==> flow/design.v <==
module interFrameSpace (samplePoint, rst, canRX, frameReady, endOverload, isOverload, isStart);
	input wire samplePoint, rst, canRX, frameReady, endOverload;
	output wire isOverload, isStart;
	parameter bit1_intermission = 0, bit2_intermission = 1, bit3_intermission = 2, bus_idle = 3;
	reg [2:0]state;
	reg isOverload0, isStart0;
	reg endError;
	assign isOverload = isOverload0;
	assign isStart = isStart0;
	always @ (posedge samplePoint) begin
		if (rst) begin
			state <= bus_idle;
			isOverload0 <= 0;
			isStart0 <= 0;
			endError <= 0;
		end else begin
		if (frameReady == 0)begin
			state <= bit1_intermission;
			isOverload0 <= 0;
			isStart0 <= 0;
			if (endOverload)
				endError <= 1;
		end
		if (isOverload) begin
			isOverload0 <= 0;
		end
		if (frameReady == 1 && endOverload == 1) begin
			if (canRX == 1) begin
				state <= bit2_intermission;
				isOverload0 <= 0;
				isStart0 <= 0;
			end else begin
				state <= bit1_intermission;
				isOverload0 <= 1;
				isStart0 <= 0;
			end
		end
		if ((frameReady == 1 && endOverload == 0) || endError == 1) begin
			case (state)
				bit1_intermission:
					if (canRX == 1) begin
						state <= bit2_intermission;
						isOverload0 <= 0;
						isStart0 <= 0;
					end else begin
						state <= bit1_intermission;
						isOverload0 <= 1;
						isStart0 <= 0;
						endError <= 0;
					end
				bit2_intermission:
					if (canRX == 1) begin
						state <= bit3_intermission;
						isOverload0 <= 0;
						isStart0 <= 0;
					end else begin
						state <= bit1_intermission;
						isOverload0 <= 1;
						isStart0 <= 0;
						endError <= 0;
					end
				bit3_intermission:
					if (canRX == 1) begin
						state <= bus_idle;
						isOverload0 <= 0;
						isStart0 <= 0;
					end else begin
						state <= bit1_intermission;
						isOverload0 <= 0;
						isStart0 <= 1;
						endError <= 0;
					end
				bus_idle:
					if (canRX == 1) begin
						state <= bus_idle;
						isOverload0 <= 0;
						isStart0 <= 0;
					end else begin
						state <= bit1_intermission;
						isOverload0 <= 0;
						isStart0 <= 1;
						endError <= 0;
					end
			endcase
		end
		end
	end
endmodule
module overload (samplePoint, rst, canRX, isOverload, isError, endOverload);
	input wire samplePoint, rst, canRX, isOverload, isError;
	output wire endOverload;
	parameter overload_flag = 0, overload_superposition = 1, overload_delimiter = 2;
	reg [1:0]state;
	reg [4:0]count;
	reg endOverload0;
	reg alredyOverError;
	assign endOverload = endOverload0;
	always @ (posedge samplePoint) begin
		if (rst) begin
			state <= overload_flag;
			count <= 0;
			endOverload0 <= 0;
			alredyOverError <= 0;
		end else begin
		if (endOverload0) begin
			endOverload0 <= 0;
		end
		if (isOverload == 1 || isError == 1 || alredyOverError == 1) begin
			case (state)
				overload_flag:  
					if (isOverload == 1 || alredyOverError == 1) begin
						if (canRX == 0) begin 
							if (count == 4) begin
								state <= overload_superposition;
								count <= count + 1;
							end else begin
								alredyOverError <= 1;
								count <= count + 1;
							end
						end else if (canRX == 1) begin
							alredyOverError <= 1;
							count <= 0;
							state <= overload_flag;
						end
					end else if (isError == 1 || alredyOverError == 1) begin
						if (canRX == 0) begin 
							if (count == 5) begin
								state <= overload_superposition;
								count <= count + 1;
							end else begin
								alredyOverError <= 1;
								count <= count + 1;
							end
						end else if (canRX == 1) begin
							alredyOverError <= 1;
							count <= 0;
							state <= overload_flag;
						end
					end
				overload_superposition:
					if (canRX == 0) begin 
						if (count < 11) begin
							count <= count + 1;
						end else begin
							count <= 0;
							state <= overload_flag;
						end
					end else if (canRX == 1) begin
						state <= overload_delimiter;
						count <= 1;
					end
				overload_delimiter:
					if (canRX == 1) begin 
						if (count < 7) begin
							count <= count + 1;
						end else begin
							endOverload0 <= 1;
							alredyOverError <= 0;
							state <= overload_flag;
							count <= 0;
						end
					end else if (canRX == 0) begin
						if (count == 7) begin 
							state <= overload_flag;
							count <= 1;
						end else begin
							count <= 0;
							state <= overload_flag;
						end
					end
			endcase
		end
		end
	end
endmodule
module framecontroller
(
	input	sp, rst, CAN_RX, reset, isStuff, errorFlag,
	output reg BS_onoff,
	output reg [1:0]CRCtype,
	output reg BRS_Stop,
	output reg invalidBit,
	output reg  CRCcalc_on,
	output reg  CRCtime, 
	output reg ackValue,
	output reg  RTR_SRR,
	output reg  IDE,
	output reg 	EDL,
	output reg  BRS,
	output reg RTR_r1,
	output reg frameReady
);
	parameter arbID_st = 0, RTR_SRR_st = 1, IDE0_st = 2, IDE1_st = 3, r0_EDL_st = 4;
	parameter extID_st = 5, extRTR_st = 6, r1_EDL_st = 7, r0_FD_st = 8, BRS_st = 9;
	parameter ESI_st = 10, DLC_st = 11, data_st = 12, crc15_st = 13, crc17_st = 14;
	parameter crc21_st = 15, crcDel_st = 16, ack_st = 17, ackDel_st = 18, eof_st = 19;
	parameter ready_st = 20, error_st = 21;
	reg		[4:0]state;
	reg		[9:0]cont;
	reg		[6:0]dlc;
	reg		FD;
	reg		bitlido;
	reg		frameReady_v;
	always @ (posedge sp) begin
		if (rst) begin
			state <= ready_st;
			cont = 0;
			dlc = 0;
			FD = 0;
			BS_onoff = 0;
			CRCtype = 0;
			CRCtime = 0;
			CRCcalc_on = 0;
			BRS_Stop = 0;
			invalidBit = 0;
			ackValue = 0;
			RTR_SRR = 0;
			IDE = 0;
			EDL = 0;
			BRS = 0;
			RTR_r1 = 0;
			frameReady_v = 1;
		end
		else
		if (reset) begin
			state <= arbID_st;
			cont = 1;
			dlc = 0;
			FD = 0;
			BS_onoff = 0;
			CRCtype = 0;
			CRCtime = 0;
			CRCcalc_on = 0;
			BRS_Stop = 0;
			invalidBit = 0;
			ackValue = 0;
			RTR_SRR = 0;
			IDE = 0;
			EDL = 0;
			BRS = 0;
			RTR_r1 = 0;
			frameReady_v = 0;
			BS_onoff = 1;
			CRCcalc_on = 1;
			if(errorFlag)
			begin
				state <= error_st;
			end
		end
		else
		if (~isStuff) begin
			case (state)
				arbID_st:  
					begin
						if(cont < 10)
						begin
							cont = cont +1;
						end
						else
						begin
							state <= RTR_SRR_st;
						end
					end
				RTR_SRR_st:  
					begin
						RTR_SRR = CAN_RX;
						if (CAN_RX)
						begin
							state <= IDE1_st;
						end
						else
						begin
							state <= IDE0_st;
						end
					end
				IDE0_st:
					begin
					IDE = CAN_RX;
					if(~CAN_RX)
						begin
							state <= r0_EDL_st;
						end
					else
						begin
							state <= error_st;
						end
					end
				IDE1_st:
					begin
					IDE = CAN_RX;
					if (CAN_RX)
						begin
							cont = 0;
							state <= extID_st;
						end
						else
						begin
							state <= r0_EDL_st;
						end
					end
				extID_st:
					if (cont < 17)
					begin
						cont = cont + 1;
					end
					else
					begin
						state <= extRTR_st;
					end
				extRTR_st:
					begin
						RTR_r1 = CAN_RX;
						state <= r1_EDL_st;
					end
				r1_EDL_st:
					begin
						EDL = CAN_RX;
						if (CAN_RX)
						begin
							state <= r0_FD_st;
						end
						else
						begin
							state <= r0_EDL_st;
						end
					end
				r0_EDL_st:
					begin
						EDL = CAN_RX;
						if (CAN_RX)
						begin
							state <= r0_FD_st;
						end
						else
						begin
							cont = 0;
							state <= DLC_st;
						end
					end
				r0_FD_st:
					if(~CAN_RX)
					begin
						FD = 1;
						state <= BRS_st;
					end
					else
					begin
						state <= error_st;
					end
				BRS_st:
					begin
						BRS = CAN_RX;
						BRS_Stop = CAN_RX;
						state <= ESI_st;
					end
				ESI_st:
					begin
						cont = 0;
						state <= DLC_st;
					end
				DLC_st: 
					begin
						dlc = dlc << 1;
						dlc = dlc + CAN_RX;
						cont = cont + 1;
						bitlido = CAN_RX;
						if (cont == 4  && dlc != 0) 
						begin
							cont = 0;
							if(dlc > 8 && FD == 0)
							begin
								dlc = 8;
							end
							else if(dlc > 8)
							begin
								case(dlc)
									9:
										dlc = 12;
									10:
										dlc = 16;
									11:
										dlc = 20;
									12:
										dlc = 24;
									13:
										dlc = 32;
									14:
										dlc = 48;
									15:
										dlc = 64;
								endcase
							end
							state <= data_st;
						end
						else if(cont == 4 && dlc == 0)
						begin
							cont =0;
							if(FD == 0)
							begin
								state <= crc15_st;
							end
							else if(dlc <= 16)
							begin
								state <= crc17_st;
							end
							else
							begin
								state <= crc21_st;
							end
						end
					end
				data_st:
					begin
						if(FD)
							begin
								BRS_Stop = 1;
							end
						cont = cont + 1;
						if (cont==8*dlc)  
						begin
							if(FD == 0)
							begin
								cont = 0;
								state <= crc15_st;
							end
							else if(dlc <= 16)
							begin
								cont = 0;
								state <= crc17_st;
							end
							else
							begin
								cont = 0;
								state <= crc21_st;
							end
						end
					end
				crc15_st:
					begin
						CRCcalc_on =0;
						CRCtime = 1;
						CRCtype = 1;
						cont = cont +1;
						if (cont==15)
						begin
							state <= crcDel_st;
						end
					end
				crc17_st:
					begin
						CRCcalc_on =0;
						CRCtime = 1;
						CRCtype = 2;
						cont = cont +1;
						if (cont==17)
						begin
							state <= crcDel_st;
						end
					end
				crc21_st:
					begin
						CRCcalc_on =0;
						CRCtime = 1;
						CRCtype = 3;
						cont = cont +1;
						if (cont==21)
						begin
							state <= crcDel_st;
						end
					end
				crcDel_st:
					begin
						CRCtime = 0;
						CRCtype = 0;
						BS_onoff = 0;
						BRS_Stop = 0;
						if(CAN_RX)
						begin
							state <= ack_st;
						end
						else
						begin
							state <= error_st;
						end
					end
				ack_st:
					state <= ackDel_st;
				ackDel_st:
					if(CAN_RX)
					begin
						cont = 0;
						state <= eof_st;
					end
					else
					begin
						state <= error_st;
					end
				eof_st:
					begin
						cont = cont +1;
						if(cont==7)
						begin
							frameReady_v = 1;
							state <= ready_st;
						end
					end
				ready_st:
					begin
						frameReady_v = 1;
						state <= ready_st;
					end
				error_st:
					begin
						cont = 0;
						dlc = 0;
						FD = 0;
					end
			endcase
		end
		frameReady <= frameReady_v;
	end
endmodule
module DatavsRemote(
RTR_SRR,
IDE,
RTR_r1,
isRemote
);
	input RTR_SRR, IDE, RTR_r1;
	output isRemote;
	assign isRemote = RTR_SRR & (IDE ~^ RTR_r1);
endmodule
module frameSize
(
	input	sp, rst, isStuff, reset,
	output reg [9:0] size
);
	always @ (posedge sp) begin
		if (rst)
			begin
				size <= 10'b0;
			end
		else if (reset)
			begin
				size <= 10'b1;
			end
		else if (~isStuff)
			begin
				size <= size + 1;
			end
	end
endmodule
module frameStorage
(
	input	sp, rst, CAN_RX, isStuff, reset,
	output reg [150:0] frame
);
	always @ (posedge sp) begin
		if (rst)
			begin
				frame = 0;
			end
		else if (reset)
			begin
				frame = 0;
				frame = frame << 1;
				frame = frame + CAN_RX;
			end
		else if (~isStuff)
			begin
				frame = frame << 1;
				frame = frame + CAN_RX;
			end
	end
endmodule
module frameMakerTop (samplePoint, reset, canRX, isError, isStuff, endOverload, BS_onoff, CRCtype, BRS_Stop, invalidBit, CRCcalc_on, CRCtime, ackValue, IDE, EDL, BRS, isRemote, size, frame, frameReady, isStart);
	input wire samplePoint, reset, canRX, isError, isStuff;
	output wire endOverload, BS_onoff, BRS_Stop, invalidBit, CRCcalc_on, CRCtime, ackValue, IDE, EDL, BRS, isRemote, frameReady, isStart;
	output wire [1:0] CRCtype;
	output wire [9:0] size;
	output wire [150:0] frame;
	wire isOverloadFromInterframe, RTR_SRR, RTR_r1;
	interFrameSpace ifs (samplePoint, reset, canRX, frameReady, endOverload, isOverloadFromInterframe, isStart);
	overload ov (samplePoint, reset, canRX, isOverloadFromInterframe, isError, endOverload);
	framecontroller fc (samplePoint, reset, canRX, isStart, isStuff, isError, BS_onoff, CRCtype, BRS_Stop, invalidBit, CRCcalc_on, CRCtime, ackValue, RTR_SRR, IDE, EDL, BRS, RTR_r1, frameReady);
	DatavsRemote dr (RTR_SRR, IDE, RTR_r1, isRemote);
	frameSize fsz (samplePoint, reset, isStuff, isStart, size);
	frameStorage fst (samplePoint, reset, canRX, isStuff, isStart, frame);
endmodule
Memo
Re: synthesis data of frameMakerTop

From RTL to reports: frameMakerTop
Each step is given for the RTL above and for the edited RTL.
"original" refers to lines of the RTL above, "edited" to lines of the edited file.
"difference": "edited" minus "original" as printed here. "relative change": 100 x difference / "original".
Operators carry their Yosys type and port widths (W data, S select, Z words).
Cell names lack the library's common part.
A cell with n/a has no value.
- design top: frameMakerTop
- clock port: samplePoint
- cell library: sky130hd
- corner: tt_025C_1v80

Diff
The edit as a unified diff against the file above.
A script made this edit; it was not meant as an optimisation.
begin of diff
@@ -92,5 +92,5 @@
 	parameter overload_flag = 0, overload_superposition = 1, overload_delimiter = 2;
 	reg [1:0]state;
-	reg [4:0]count;
+	reg [3:0]count;
 	reg endOverload0;
 	reg alredyOverError;
end of diff

After elaboration
Yosys after proc, flatten, opt, wreduce and memory -nomap, before mapping. Memory bits, and registers merged into a memory's read port (data or address), are not among the register bits. Print and check cells are not counted.
- storage and ports (item ; original ; edited ; difference ; relative change (%)):
    elaborated cells ; 286 ; 286 ; 0 ; 0.00
    input bits ; 5 ; 5 ; 0 ; 0.00
    output and inout port bits ; 176 ; 176 ; 0 ; 0.00
    register bits after elaboration ; 211 ; 210 ; -1 ; -0.47
- cells by class (item ; original ; edited ; difference ; relative change (%)):
    muxes and demuxes ; 110 ; 110 ; 0 ; 0.00
    bitwise logic cells ; 8 ; 8 ; 0 ; 0.00
    eq/ne operators ; 70 ; 70 ; 0 ; 0.00
    reduce/logical cells ; 58 ; 58 ; 0 ; 0.00
    order comparisons ; 7 ; 7 ; 0 ; 0.00
    $add $sub $neg ; 5 ; 5 ; 0 ; 0.00
- operator list (operator ; original ; edited ; difference ; relative change (%)):
    $mux W5 ; 23 ; 16 ; -7 ; -30.43
    $mux W4 ; 1 ; 8 ; +7 ; +700.00
    $eq A5 B3 Y1 const B ; 7 ; 4 ; -3 ; -42.86
    $eq A4 B3 Y1 const B ; 0 ; 3 ; +3 ; n/a
    $add A5 B1 Y5 const B ; 1 ; 0 ; -1 ; -100.00
    $lt A5 B3 Y1 const B ; 1 ; 0 ; -1 ; -100.00
    $lt A5 B4 Y1 const B ; 1 ; 0 ; -1 ; -100.00
    $pmux W5 S3 ; 1 ; 0 ; -1 ; -100.00
    $add A4 B1 Y4 const B ; 0 ; 1 ; +1 ; n/a
    $lt A4 B3 Y1 const B ; 0 ; 1 ; +1 ; n/a
    $lt A4 B4 Y1 const B ; 0 ; 1 ; +1 ; n/a
    $pmux W4 S3 ; 0 ; 1 ; +1 ; n/a
Unchanged operator kinds not shown: 66.

Depth
Longest topological path by Yosys (ltp), each cell counted once; first at word level (registers and memories cut), then after technology mapping (sequential cells cut; the memories' decode and read muxes count).
- logic depth (item ; original ; edited ; difference ; relative change (%)):
    depth after elaboration ; 9 ; 9 ; 0 ; 0.00
    ABC_AREA ; 1 ; 1 ; n/a ; n/a
    gate-level depth with buffers ; 15 ; 15 ; 0 ; 0.00
    mapped depth without buffers ; 15 ; 15 ; 0 ; 0.00

Synthesis result
The flow's flattened synthesis, as Yosys stat reports it; memories are mapped. The netlist is that of the ABC_AREA named above (0 if unset); the other value can give another one.
- cell types (type ; original ; edited ; difference ; relative change (%)):
    nand2_1 ; 439 ; 420 ; -19 ; -4.33
    inv_1 ; 92 ; 76 ; -16 ; -17.39
    o21ai_0 ; 44 ; 38 ; -6 ; -13.64
    nand4_1 ; 16 ; 22 ; +6 ; +37.50
    nor2_1 ; 67 ; 62 ; -5 ; -7.46
    o211ai_1 ; 9 ; 4 ; -5 ; -55.56
    nor2_2 ; 3 ; 7 ; +4 ; +133.33
    nand3_1 ; 61 ; 64 ; +3 ; +4.92
    nor3_1 ; 13 ; 10 ; -3 ; -23.08
    inv_2 ; 2 ; 5 ; +3 ; +150.00
    nand2_4 ; 0 ; 3 ; +3 ; n/a
    a21oi_1 ; 204 ; 206 ; +2 ; +0.98
    clkbuf_1 ; 61 ; 63 ; +2 ; +3.28
    a31oi_1 ; 3 ; 5 ; +2 ; +66.67
    buf_4 ; 2 ; 4 ; +2 ; +100.00
    nand3_2 ; 0 ; 2 ; +2 ; n/a
    nor3_2 ; 0 ; 2 ; +2 ; n/a
    xor2_1 ; 0 ; 2 ; +2 ; n/a
Unchanged cell types not shown: 11.
The list need not be complete.
- synthesis totals (item ; original ; edited ; difference ; relative change (%)):
    standard cells after synthesis ; 1309 ; 1288 ; -21 ; -1.60
    buffers ; 66 ; 69 ; +3 ; +4.55
    area of sequential cells (um2) ; 4604.4 ; 4584.4 ; -20.0 ; -0.43
    flip-flops ; 230 ; 229 ; -1 ; -0.43
    chip area (Yosys) (um2) ; 9401.5 ; 9394.0 ; -7.5 ; -0.08

Path before layout
Path of least setup slack by OpenSTA after synthesis, without wires, with an ideal clock, recovery checks aside; 20% of the period is set as input and as output delay. Where synthesis merged equal registers, the netlist keeps one of their names.
- timing after synthesis (item ; original ; edited ; difference ; relative change (%)):
    path kind ; input to register ; input to register ; n/a ; n/a
    start point ; input port isStuff ; input port reset ; n/a ; n/a
    end point ; register fc.state ; register fc.state ; n/a ; n/a
    delay of the path (ns) ; 1.279 ; 1.259 ; -0.020 ; -1.56
    time at the first pin (ns) ; 1.000 ; 1.000 ; 0.000 ; 0.00
    external input delay (ns) ; 1.000 ; 1.000 ; 0.000 ; 0.00
    clock period (ns) ; 5.0 ; 5.0 ; 0.0 ; 0.00
    data required time (ns) ; 4.921 ; 4.925 ; +0.004 ; +0.08
    path buffers ; 2 ; 2 ; 0 ; 0.00
    driving pins on the path ; 9 ; 7 ; -2 ; -22.22
    setup time (ns) ; 0.079 ; 0.075 ; -0.004 ; n/a
    data arrival time (ns) ; 2.200 ; 2.184 ; -0.016 ; -0.73
    setup slack (ns) ; 2.721 ; 2.741 ; +0.020 ; n/a
    synthesis period reached (ns) ; 2.279 ; 2.259 ; -0.020 ; -0.88
"delay of the path" = arrival - input delay + setup time.
"driving pins on the path" counts driving pins, that of a launching flip-flop among them; a cell with two outputs on the path counts twice.
"synthesis period reached" is the clock period less the worst setup slack; recovery checks do not enter. This is arithmetic on one report: input and output delays are still those of the set period (20% each).
An end named without its bit number is one bit of that signal or, where synthesis recoded a state register, one of its new flip-flops.
Between the ends stands the longest chain of elaborated cells between them, by number of cells; it is not shown to be the way that was timed. Of several equally long chains one is given.
A line is the first line of the expression or statement that the cell stems from. Yosys adds cells for indexed reads and writes and turns some case tables into memories.
At most two assigning lines are given for a register; there are more.
Between the ends, after synthesis, original:
- cells stage by stage: buf_2 -> nor2_1 -> inv_1 -> nor2_1 -> inv_1 -> clkbuf_1 -> nor2_1 -> nand3_1 -> o211ai_1
- cells in the longest elaborated chain: 2
- noted elaborated cells on any way between the ends: 4
- RTL lines with such cells: 2
- classes of those cells: eq/ne (1); mux (2); reduce/logical (1)
- RTL lines, path after synthesis, original (item ; RTL line ; text):
    start, declared ; 577 ; input wire samplePoint, reset, canRX, isError, isStuff;
    $mux W5 ; 251 ; if (~isStuff) begin
    $mux W5 ; 225 ; if (reset) begin
    end, assigned ; 206 ; state <= ready_st;
    end, assigned ; 226 ; state <= arbID_st;
    end, declared ; 198 ; reg [4:0]state;
Between the ends, after synthesis, edited:
- cells stage by stage: clkbuf_1 -> nor2_1 -> clkinv_1 -> nor2_1 -> inv_2 -> clkbuf_1 -> o22ai_1
- RTL lines, path after synthesis, edited (item ; RTL line ; text):
    start, declared ; 577 ; input wire samplePoint, reset, canRX, isError, isStuff;
    end, assigned ; 206 ; state <= ready_st;
    end, assigned ; 226 ; state <= arbID_st;
    end, declared ; 198 ; reg [4:0]state;
edited: Chain of elaborated cells between the ends: none given.

Path in the finished layout
From the final timing report of each run of pair A: the path of least setup slack in the routed layout; clock arrival at registers is part of the times.
- timing post-layout (item ; original ; edited ; difference ; relative change (%)):
    path kind ; register to output ; register to output ; n/a ; n/a
    start point ; register fc.IDE ; register fc.IDE ; n/a ; n/a
    end point ; output port isRemote ; output port isRemote ; n/a ; n/a
    data arrival time (ns) ; 1.71 ; 1.67 ; -0.04 ; -2.34
    clock period (ns) ; 3.01 ; 3.01 ; 0.00 ; 0.00
    data required time (ns) ; 2.41 ; 2.41 ; 0.00 ; 0.00
    output delay (ns) ; 0.60 ; 0.60 ; 0.00 ; 0.00
    path buffers ; 1 ; 1 ; 0 ; 0.00
    driving pins on the path ; 4 ; 4 ; 0 ; 0.00
    setup slack (ns) ; 0.70 ; 0.74 ; +0.04 ; n/a
    time at the first pin (ns) ; 0.52 ; 0.52 ; 0.00 ; 0.00
Between the ends stands the longest chain of elaborated cells between them, by number of cells; it is not shown to be the way that was timed. Of several equally long chains one is given.
At most two assigning lines are given for a register; there are more.
Between the ends, post-layout, original:
- cells stage by stage: dfxtp_1 -> o21ai_0 -> a21oi_1 -> clkdlybuf4s50_1
- cells in the longest elaborated chain: 2
- noted elaborated cells on any way between the ends: 2
- RTL lines with such cells: 1
- classes of those cells: logic (2)
- RTL lines, path post-layout, original (item ; RTL line ; text):
    start, declared ; 187 ; output reg IDE,
    start, assigned ; 218 ; IDE = 0;
    start, assigned ; 238 ; IDE = 0;
    $xnor A1 B1 Y1 ; 531 ; assign isRemote = RTR_SRR & (IDE ~^ RTR_r1);
    $and A1 B1 Y1 ; 531 ;
    end, declared ; 578 ; output wire endOverload, BS_onoff, BRS_Stop, invalidBit, CRCcalc_on, CRCtime, ackValue, IDE, EDL, BRS, isRemot ...
Between the ends, post-layout, edited:
- cells stage by stage: dfxtp_1 -> o21ai_0 -> a21oi_1 -> clkdlybuf4s50_1
- cells in the longest elaborated chain: 2
- noted elaborated cells on any way between the ends: 2
- RTL lines with such cells: 1
- classes of those cells: logic (2)
- RTL lines, path post-layout, edited (item ; RTL line ; text):
    start, declared ; 187 ; output reg IDE,
    start, assigned ; 218 ; IDE = 0;
    start, assigned ; 238 ; IDE = 0;
    $xnor A1 B1 Y1 ; 531 ; assign isRemote = RTR_SRR & (IDE ~^ RTR_r1);
    $and A1 B1 Y1 ; 531 ;
    end, declared ; 578 ; output wire endOverload, BS_onoff, BRS_Stop, invalidBit, CRCcalc_on, CRCtime, ackValue, IDE, EDL, BRS, isRemot ...

Flow runs
Both versions went through the flow (Yosys, OpenROAD) with the same settings in each pair. Constraints: input delay and output delay 20% of the set period each, output load 0.01 pF.
Settings, pair A:
- ABC_AREA: 1
- CORE_UTILIZATION at 40
- noted period_ns: 3.01
- CAP_MARGIN at 20
- CORE_MARGIN: 2
- SLEW_MARGIN: 20
- measured results, pair A (item ; original ; edited ; difference ; relative change (%)):
    chip area after synthesis (Yosys) (um2) ; 9401.5 ; 9394.0 ; -7.5 ; -0.08
    worst hold slack after layout (ns) ; 0.428 ; 0.464 ; +0.036 ; n/a
    die outline area (um2) ; 24746.4 ; 24727.6 ; -18.8 ; -0.08
    standard-cell area after layout (um2) ; 12353.1 ; 12325.6 ; -27.5 ; -0.22
    achieved period (ns) ; 2.308 ; 2.274 ; -0.034 ; -1.47
    worst setup slack after layout (ns) ; 0.702 ; 0.736 ; +0.034 ; n/a
    total power of the final layout (W) ; 0.006708 ; 0.006764 ; +0.000056 ; +0.83
    total negative setup slack (ns) ; 0.000 ; 0.000 ; 0.000 ; n/a
Settings, pair B:
- ABC_AREA: 1
- CELL_PAD_IN_SITES_DETAIL_PLACEMENT at 1
- CORE_ASPECT_RATIO: 1.22
- CORE_MARGIN: 2
- CORE_UTILIZATION at 21
- CTS_CLUSTER_DIAMETER at 57
- CTS_CLUSTER_SIZE at 86
- GPL_TIMING_DRIVEN: 1
- noted PLACE_DENSITY: 0.88
- SETUP_SLACK_MARGIN: 0.81
- noted period_ns: 3.87
- CAP_MARGIN at 20
- SLEW_MARGIN: 20
- measured results, pair B (item ; original ; edited ; difference ; relative change (%)):
    chip area after synthesis (Yosys) (um2) ; 9401.5 ; 9394.0 ; -7.5 ; -0.08
    worst hold slack after layout (ns) ; 0.452 ; 0.466 ; +0.014 ; n/a
    die outline area (um2) ; 46485.6 ; 46449.2 ; -36.4 ; -0.08
    standard-cell area after layout (um2) ; 12444.4 ; 12480.7 ; +36.3 ; +0.29
    achieved period (ns) ; 2.819 ; 2.559 ; -0.260 ; -9.22
    worst setup slack after layout (ns) ; 1.051 ; 1.311 ; +0.260 ; n/a
    total power of the final layout (W) ; 0.004934 ; 0.005015 ; +0.000081 ; +1.64
    total negative setup slack (ns) ; 0.000 ; 0.000 ; 0.000 ; n/a
"achieved period": clock period set for the run, less the worst setup slack. It is reckoned from that one timing run; input and output delays stay at 20% of the period that was set.
"total power of the final layout": no workload was simulated; the value follows from the tool's default switching activity.
